==> flow/design.v <==
`timescale 1ns / 1ps 
`timescale 1ns / 1ps
 `timescale 1ns / 1ps 
module muldiv#(parameter XLEN = 32)
(
    input                   clk_i,
    input                   rst_i,
    input  [XLEN-1 : 0]     a_i,
    input  [XLEN-1 : 0]     b_i,
    input                   req_i,
    input  [ 2 : 0]         operation_sel_i,
    output reg [XLEN-1 : 0] muldiv_result_o,
    output reg              ready_o
);
function [XLEN-1 : 0] abs;
    input [XLEN-1 : 0] num;
    abs = num[XLEN-1] ? -num : num;
endfunction
wire operation_mul, operation_mulh, operation_mulhsu, operation_mulhu,
     operation_div, operation_divu, operation_rem, operation_remu;
assign operation_mul = (operation_sel_i == 3'b000);
assign operation_mulh = (operation_sel_i == 3'b001);
assign operation_mulhsu = (operation_sel_i == 3'b010);
assign operation_mulhu = (operation_sel_i == 3'b011);
assign operation_div = (operation_sel_i == 3'b100);
assign operation_divu = (operation_sel_i == 3'b101);
assign operation_rem = (operation_sel_i == 3'b110);
assign operation_remu = (operation_sel_i == 3'b111);
wire is_divider, is_a_zero, is_b_zero,
     is_a_neg, is_b_neg, signed_adjust, mul_overflow;
assign is_divider = operation_sel_i[2];
assign is_a_zero = (a_i == 32'b0);
assign is_b_zero = (b_i == 32'b0);
assign is_a_neg  = a_i[31] & (operation_mulh | operation_mulhsu | operation_div | operation_rem);
assign is_b_neg  = b_i[31] & (operation_mulh | operation_div | operation_rem);
assign signed_adjust = is_a_neg ^ is_b_neg;
assign mul_overflow   = (is_a_neg & (a_i[30: 0] == 31'b0));
wire [XLEN-1 : 0] op_a, op_b;
assign op_a = ( | is_a_neg)? abs(a_i) : a_i;
assign op_b = ( | is_b_neg)? abs(b_i) : b_i;
wire              is_calc_done;
reg  [XLEN-1 : 0] reg32;
reg  [XLEN*2 : 0] result;        
reg  [ 5 : 0]     cnt;
reg  [XLEN-1 : 0]   op_a_r, op_b_r;
reg  [XLEN*2-1 : 0] fast_result, mul0, mul1;
reg  [ 1 : 0]       fast_mul_counter;
assign is_calc_done = !(operation_mul | operation_mulh | operation_mulhsu |
                        operation_mulhu)? ~|cnt : & fast_mul_counter;
wire [XLEN-1 : 0] mull, mulh, quotient, remainder;
assign mull = result[31 : 0];
assign mulh = result[63 : 32];
assign quotient = result[31 : 0];
assign remainder = result[64 : 33];
localparam S_IDLE        = 3'b000,
           S_CALC        = 3'b001,
           S_SIGN_ADJUST = 3'b010,
           S_DONE        = 3'b011,
           S_STALL       = 3'b100;
reg [2 : 0] S, S_nxt;
always @(posedge clk_i)
begin
    if (rst_i)
        S <= S_IDLE;
    else
        S <= S_nxt;
end
always @(*)
begin
    case (S)
        S_IDLE:
            S_nxt = (req_i)? (is_a_zero | is_b_zero)? S_DONE : S_CALC : S_IDLE;
        S_CALC:
            S_nxt = (is_calc_done)? S_SIGN_ADJUST : S_CALC;
        S_SIGN_ADJUST:
            S_nxt = S_DONE;
        S_DONE:
            S_nxt = S_IDLE;
        default:
            S_nxt = S_IDLE;
    endcase
end
wire mul_add = result[0];
wire div_sub = (result[63: 32] >= reg32);
wire [32 : 0] adder_opa, adder_opb;
assign adder_opa = is_divider ? -reg32 : reg32;
assign adder_opb = result[63: 32];
wire [32 : 0] adder_tmp = adder_opa + adder_opb;
wire [64 : 0] result_tmp = {adder_tmp, result[31: 0]};
always @(posedge clk_i)
begin
    if (rst_i || ((S == S_IDLE) & req_i)) begin
        fast_result <= 32'b0;
        fast_mul_counter <= 2'b0; 
    end
    else begin
        op_a_r <= op_a;
        op_b_r <= op_b;
        mul0 <= op_a_r * op_b_r;
        mul1 <= mul0;
        fast_result <= mul1;
        fast_mul_counter <= (& fast_mul_counter)? fast_mul_counter : fast_mul_counter + 1;
    end
end
always @(posedge clk_i)
begin
    if ( (S == S_IDLE) & req_i)
    begin
        if (is_divider)
        begin                        
            if (is_b_zero)
            begin                    
                result[64: 33] <= a_i;
                result[32]  <= 1'b0;
                result[31: 0] <= {32{1'b1}};
            end
            else
            begin
                cnt <= 'd32;
                reg32 <= op_b;
                result <= {1'b0, 32'b0, op_a};   
            end
        end
        else
        begin                        
            if (is_a_zero | is_b_zero)
            begin
                result <= 65'b0;
            end
            else
            begin
                cnt <= 'd31;
                reg32 <= op_a;
                result <= {1'b0, 32'b0, op_b};   
            end
        end
    end
    else if (S == S_CALC)
    begin
        cnt <= cnt - 'd1;
        if (is_divider)
        begin
            result <= (div_sub)? {result_tmp[63 : 0], 1'b1} : {result[63 : 0], 1'b0};
        end
        else
        begin
            result <= (mul_add)? {1'b0, result_tmp[64 : 1]} : {1'b0, result[64 : 1]};
        end
    end
    else if (S == S_SIGN_ADJUST)
    begin
        if (is_divider)
        begin
            result[64: 33] <= (is_a_neg)? -remainder : remainder;
            result[31: 0] <= (signed_adjust)? -quotient : quotient;
        end
        else
        begin
            result <= (operation_mulh | operation_mulhu)? (signed_adjust)? -fast_result : fast_result
                    : (operation_mulhsu)? (is_a_neg)? -fast_result : fast_result : fast_result;
        end
    end
end
always @(posedge clk_i)
begin
    if (S == S_DONE || S == S_STALL)
        ready_o <= 1;
    else
        ready_o <= 0;
end
always @(posedge clk_i)
begin
    if (S == S_DONE)
        muldiv_result_o <= ( {32{operation_mul}} & mull)
                      | ( {32{operation_mulh | operation_mulhsu | operation_mulhu}} & mulh)
                      | ( {32{operation_div | operation_divu}} & quotient)
                      | ( {32{operation_rem | operation_remu}} & remainder)
                      ;
    else
        muldiv_result_o <= muldiv_result_o;
end
endmodule
== From RTL to reports: muldiv ==
The steps from the RTL of muldiv to its reports follow in flow order.
Line numbers count from 1 in the design file above.
Library cell names are shortened.
The mark n/a stands for no value.
Inputs
  top module: muldiv
  clock port: clk_i
  cell library: sky130hd
  timing corner: tt_025C_1v80

== Elaborated design ==
Counts by Yosys on the flattened word-level netlist (proc, flatten, opt, wreduce; memories kept). Register bits leave out memories and registers merged into their read ports (data or address). Print and check cells are left out. Cells with the same type and inputs are merged into one.
Bit counts
  flip-flop bits (word level): 397
  bits of input ports: 70
  output and inout bits: 33
  cells after elaboration: 130
Cells by class
  add/subtract/negate cells: 9
  multiply operators: 1
  $lt $le $gt $ge: 1
  equality and inequality tests: 18
  mux-type cells: 46
  bitwise gates (word level): 24
  reduce/logical cells: 17
Operators by type and width (count)
  multiplier 32 x 32 -> 64 bit: 1
  two-way mux 32 bit: 24
  two-way mux 65 bit: 5
  AND 32 bit: 4
  negation 32 bit: 4
  bitwise OR 32 bit: 3
  negation 64 -> 65 bit: 1
  logical NOT 32 bit: 2
  two-way mux 64 bit: 1
  negation 32 -> 33 bit: 1
  adder 33 x 32 -> 33 bit: 1
  two-way mux 33 bit: 1
  >= comparator 32 bit: 1
  two-way mux 6 bit: 5
  equality test 3 bit with constant B: 5
  bitwise OR 1 bit: 13
  equality test 3 x 2 -> 1 bit with constant B: 4
  AND reduction 2 bit: 4
  != test 4 x 1 -> 1 bit with constant B: 2
  equality test 3 x 1 -> 1 bit with constant B: 2
  != test 3 bit with constant B: 2
  logical NOT 3 bit: 2
  AND reduction 3 bit: 2
  subtractor 6 x 1 -> 6 bit with constant B: 1
  OR reduction 6 bit: 1
  case mux 2 bit (select 3 bit): 1
  two-way mux 2 bit: 3
  two-way mux 1 bit: 6
Other operator kinds: 9; their cells: 14.

== Depth ==
Depth = most cells in a row (Yosys ltp): at word level without a register or memory, in the mapped netlist without a sequential cell, where the memories' decode and read muxes count.
Logic depth
  depth in word-level cells: 12
  ABC_AREA: 0
  mapped depth: 30
  gate-level depth less buffers: 28

== After synthesis ==
Yosys stat after the flow's synthesis: flattened, memories mapped to cells. It holds for the ABC_AREA given above (unset counts as 0); a run with the other value may have another netlist.
Cell types
  fa_1: count 897, area in all 1.8E+04 um^2
  edfxtp_1: count 326, area in all 9.79E+03 um^2
  ha_1: count 336, area in all 4.2E+03 um^2
  and2_1: count 648, area in all 4.05E+03 um^2
  inv_1: count 960, area in all 3.6E+03 um^2
  nand2_1: count 680, area in all 2.55E+03 um^2
  xnor2_1: count 175, area in all 1532.72 um^2
  dfxtp_1: count 72, area in all 1.44E+03 um^2
  a21oi_1: count 257, area in all 1.29E+03 um^2
  clkbuf_1: count 337, area in all 1.26E+03 um^2
  xor2_1: count 116, area in all 1.02E+03 um^2
  o21ai_0: count 187, area in all 935.898 um^2
  nor2_1: count 238, area in all 893.357 um^2
  mux2i_1: count 71, area in all 710.682 um^2
  a21o_1: count 59, area in all 442.925 um^2
  nor3_1: count 63, area in all 315.302 um^2
  mux4_2: count 12, area in all 270.259 um^2
  o31ai_1: count 36, area in all 270.259 um^2
Other cell types: 63; their cells: 536.
Mapped netlist
  cells in the netlist: 6006
  synthesis area: 56359.1 um^2
  sequential area: 11230.8 um^2
  flip-flops: 398
  buffer cells: 366

== Timing after synthesis ==
Path of least setup slack by OpenSTA after synthesis, without wires, with an ideal clock, recovery checks aside; 20% of the period is set as input and as output delay. Where synthesis merged equal registers, the netlist keeps one of their names.
Timing path post-synthesis
  path type: input -> register
  start point: input port req_i
  end point: register mul0[0]
  clock period: 8.5 ns
  external input delay: 1.700 ns
  library setup time: 0.628 ns
  time at the first pin: 1.700 ns
  arrival: 7.398 ns
  required time: 7.872 ns
  setup slack: 0.473 ns
  delay of the path: 6.326 ns
  stages: 4
  buffers on the path: 2
  synthesis period reached: 8.027 ns
"delay of the path" is the arrival time less input delay plus setup time.
"stages": output pins that drive a net of the path, with the launching flip-flop's if there is one; two outputs of one cell count as two.
"synthesis period reached" is the clock period less the worst setup slack; recovery checks do not enter. This is arithmetic on one report: input and output delays are still those of the set period (20% each).
Between the ends stands the longest chain of elaborated cells between them, by number of cells; it is not shown to be the way that was timed. Of several equally long chains one is given.
A line is the first line of the expression or statement that the cell stems from. Yosys adds cells for indexed reads and writes and turns some case tables into memories.
On the way, post-synthesis
  path through: and2_1 clkbuf_1 nor2_1 clkbuf_1
  length of the longest elaborated chain: 2
  elaborated cells between the ends (all ways): 2
  those cells by class: logic (1); reduce/logical (1)
Ends and longest elaborated chain, post-synthesis
  start: declaration: RTL line 10  | input                   req_i,
  AND 1 bit: RTL line 92  | if (rst_i || ((S == S_IDLE) & req_i)) begin
  logical OR 1 bit: RTL line 92
  end: assignment: RTL line 99  | mul0 <= op_a_r * op_b_r;
  end: declaration: RTL line 46  | reg  [XLEN*2-1 : 0] fast_result, mul0, mul1;

== Path in the finished layout ==
Path of least setup slack in the final report of stored run 1 (OpenROAD, finished layout, wires in). Where an end is a register, its clock arrival counts in the times.
Timing path after layout
  path type: register -> register
  start point: register op_a_r[15]
  end point: register mul0[45]
  clock period: 12.8 ns
  library setup time: 0.25 ns
  time at the first pin: 0.59 ns
  arrival: 8.83 ns
  required time: 13.12 ns
  setup slack: 4.29 ns
  stages: 27
  buffers on the path: 1
Between the ends stands the longest chain of elaborated cells between them, by number of cells; it is not shown to be the way that was timed. Of several equally long chains one is given.
On the way, after layout
  path through: edfxtp_1 buf_16 and2_1 fa_1 inv_1 fa_1 fa_1 fa_1 inv_1 fa_1 inv_1 fa_1 inv_1 fa_1 inv_1 fa_1 inv_1 ha_1 nand3_1 or2_2 a2111oi_0 o21ai_0 o21bai_1 nand3_1 o41ai_1 a221o_1 xor2_1
  length of the longest elaborated chain: 1
  elaborated cells between the ends (all ways): 1
  source lines of those cells: 1
  those cells by class: mul (1)
Ends and longest elaborated chain, after layout
  start: declaration: RTL line 45  | reg  [XLEN-1 : 0]   op_a_r, op_b_r;
  start: assignment: RTL line 97  | op_a_r <= op_a;
  multiplier 32 x 32 -> 64 bit: RTL line 99  | mul0 <= op_a_r * op_b_r;
  end: assignment: RTL line 99
  end: declaration: RTL line 46  | reg  [XLEN*2-1 : 0] fast_result, mul0, mul1;

Lab notebook: muldiv

Module muldiv, platform sky130hd: 3 stored runs of the flow (Yosys, OpenROAD) with differing settings, in no particular order. Input and output delays are each 20% of the period that was set; the output load is 0.01 pF.
"achieved clock period (ns)" means the clock period less the worst setup slack. The figure is calculated, with input and output delays left at 20% of the set period.
"worst setup path time (ns)" is the time allowed to the run's worst setup path (the clock period less input and output delay, where it has them) less its slack. Clock arrival times count: a late capture clock shortens it, a late launch clock lengthens it.

Flow files of stored run 1
==> flow/run.sh <==
#!/bin/bash
# the make line also repeats the synthesis and layout settings of config.mk as NAME=value (left out here)
make -C /OpenROAD-flow-scripts/flow DESIGN_CONFIG=/design/flow/config.mk WORK_HOME=/design/flow/orfs CLKGATE_MAP_FILE= finish
==> flow/config.mk <==
export PLATFORM = sky130hd
export DESIGN_NAME = muldiv
export DESIGN_NICKNAME = muldiv
export VERILOG_FILES = /design/flow/design.v
export SDC_FILE = /design/flow/constraint.sdc
export NUM_CORES = 4
export LEC_CHECK = 0
export CAP_MARGIN = 35
export CELL_PAD_IN_SITES_GLOBAL_PLACEMENT = 1
export CORE_ASPECT_RATIO = 1.43
export CORE_MARGIN = 2
export CORE_UTILIZATION = 70
export GPL_TIMING_DRIVEN = 1
export MAX_ROUTING_LAYER = met4
export MIN_ROUTING_LAYER = met1
export PLACE_DENSITY_LB_ADDON = 0.28
export SETUP_SLACK_MARGIN = -0.15
export SLEW_MARGIN = 20
==> flow/constraint.sdc <==
create_clock -name core_clock -period 12.8 [get_ports {clk_i}]
set_input_delay 2.5600 -clock core_clock [delete_from_list [all_inputs] [get_ports {clk_i}]]
set_output_delay 2.5600 -clock core_clock [all_outputs]
set_load 0.01 [all_outputs]

report of stored run 1
yosys chip area after synthesis (um^2): 56359.1
finish__design__die__area: 82835.0
finish__design__instance__utilization: 0.7474
finish__timing__setup__ws: 4.289
finish__timing__setup__tns: 0.000
finish__timing__hold__ws: 0.417
achieved clock period (ns): 8.511
worst setup path time (ns): 8.51
worst setup path kind: register -> register

Flow files of stored run 2
==> flow/run.sh <==
#!/bin/bash
# the make line also repeats the synthesis and layout settings of config.mk as NAME=value (left out here)
make -C /OpenROAD-flow-scripts/flow DESIGN_CONFIG=/design/flow/config.mk WORK_HOME=/design/flow/orfs CLKGATE_MAP_FILE= finish
==> flow/config.mk <==
export PLATFORM = sky130hd
export DESIGN_NAME = muldiv
export DESIGN_NICKNAME = muldiv
export VERILOG_FILES = /design/flow/design.v
export SDC_FILE = /design/flow/constraint.sdc
export NUM_CORES = 4
export LEC_CHECK = 0
export CAP_MARGIN = 20
export CELL_PAD_IN_SITES_DETAIL_PLACEMENT = 2
export CELL_PAD_IN_SITES_GLOBAL_PLACEMENT = 2
export CORE_ASPECT_RATIO = 1.04
export CORE_MARGIN = 8
export CORE_UTILIZATION = 58
export CTS_CLUSTER_DIAMETER = 359
export CTS_CLUSTER_SIZE = 68
export GPL_ROUTABILITY_DRIVEN = 0
export GPL_TIMING_DRIVEN = 0
export HOLD_SLACK_MARGIN = 0.29
export MAX_ROUTING_LAYER = met5
export PLACE_DENSITY = 0.6
export SETUP_SLACK_MARGIN = 1.2
export SLEW_MARGIN = 15
export TNS_END_PERCENT = 85
==> flow/constraint.sdc <==
create_clock -name core_clock -period 5.35 [get_ports {clk_i}]
set_input_delay 1.0700 -clock core_clock [delete_from_list [all_inputs] [get_ports {clk_i}]]
set_output_delay 1.0700 -clock core_clock [all_outputs]
set_load 0.01 [all_outputs]

report of stored run 2: did not finish, place, DPL-0033

Flow files of stored run 3
==> flow/run.sh <==
#!/bin/bash
# the make line also repeats the synthesis and layout settings of config.mk as NAME=value (left out here)
make -C /OpenROAD-flow-scripts/flow DESIGN_CONFIG=/design/flow/config.mk WORK_HOME=/design/flow/orfs CLKGATE_MAP_FILE= finish
==> flow/config.mk <==
export PLATFORM = sky130hd
export DESIGN_NAME = muldiv
export DESIGN_NICKNAME = muldiv
export VERILOG_FILES = /design/flow/design.v
export SDC_FILE = /design/flow/constraint.sdc
export NUM_CORES = 4
export LEC_CHECK = 0
export ABC_AREA = 1
export CAP_MARGIN = 20
export CELL_PAD_IN_SITES_DETAIL_PLACEMENT = 0
export CELL_PAD_IN_SITES_GLOBAL_PLACEMENT = 0
export CORE_MARGIN = 2
export CORE_UTILIZATION = 24
export CTS_CLUSTER_DIAMETER = 30
export CTS_CLUSTER_SIZE = 14
export GPL_TIMING_DRIVEN = 0
export PLACE_DENSITY_LB_ADDON = 0.1
export SETUP_SLACK_MARGIN = -0.3
export SLEW_MARGIN = 20
export TNS_END_PERCENT = 60
==> flow/constraint.sdc <==
create_clock -name core_clock -period 7.32 [get_ports {clk_i}]
set_input_delay 1.4640 -clock core_clock [delete_from_list [all_inputs] [get_ports {clk_i}]]
set_output_delay 1.4640 -clock core_clock [all_outputs]
set_load 0.01 [all_outputs]

report of stored run 3
yosys chip area after synthesis (um^2): 60585.6
finish__design__die__area: 256476.0
finish__design__instance__utilization: 0.2882
finish__timing__setup__ws: -0.190
finish__timing__setup__tns: -2.549
finish__timing__hold__ws: 0.391
achieved clock period (ns): 7.510
worst setup path time (ns): 7.51
worst setup path kind: register -> register
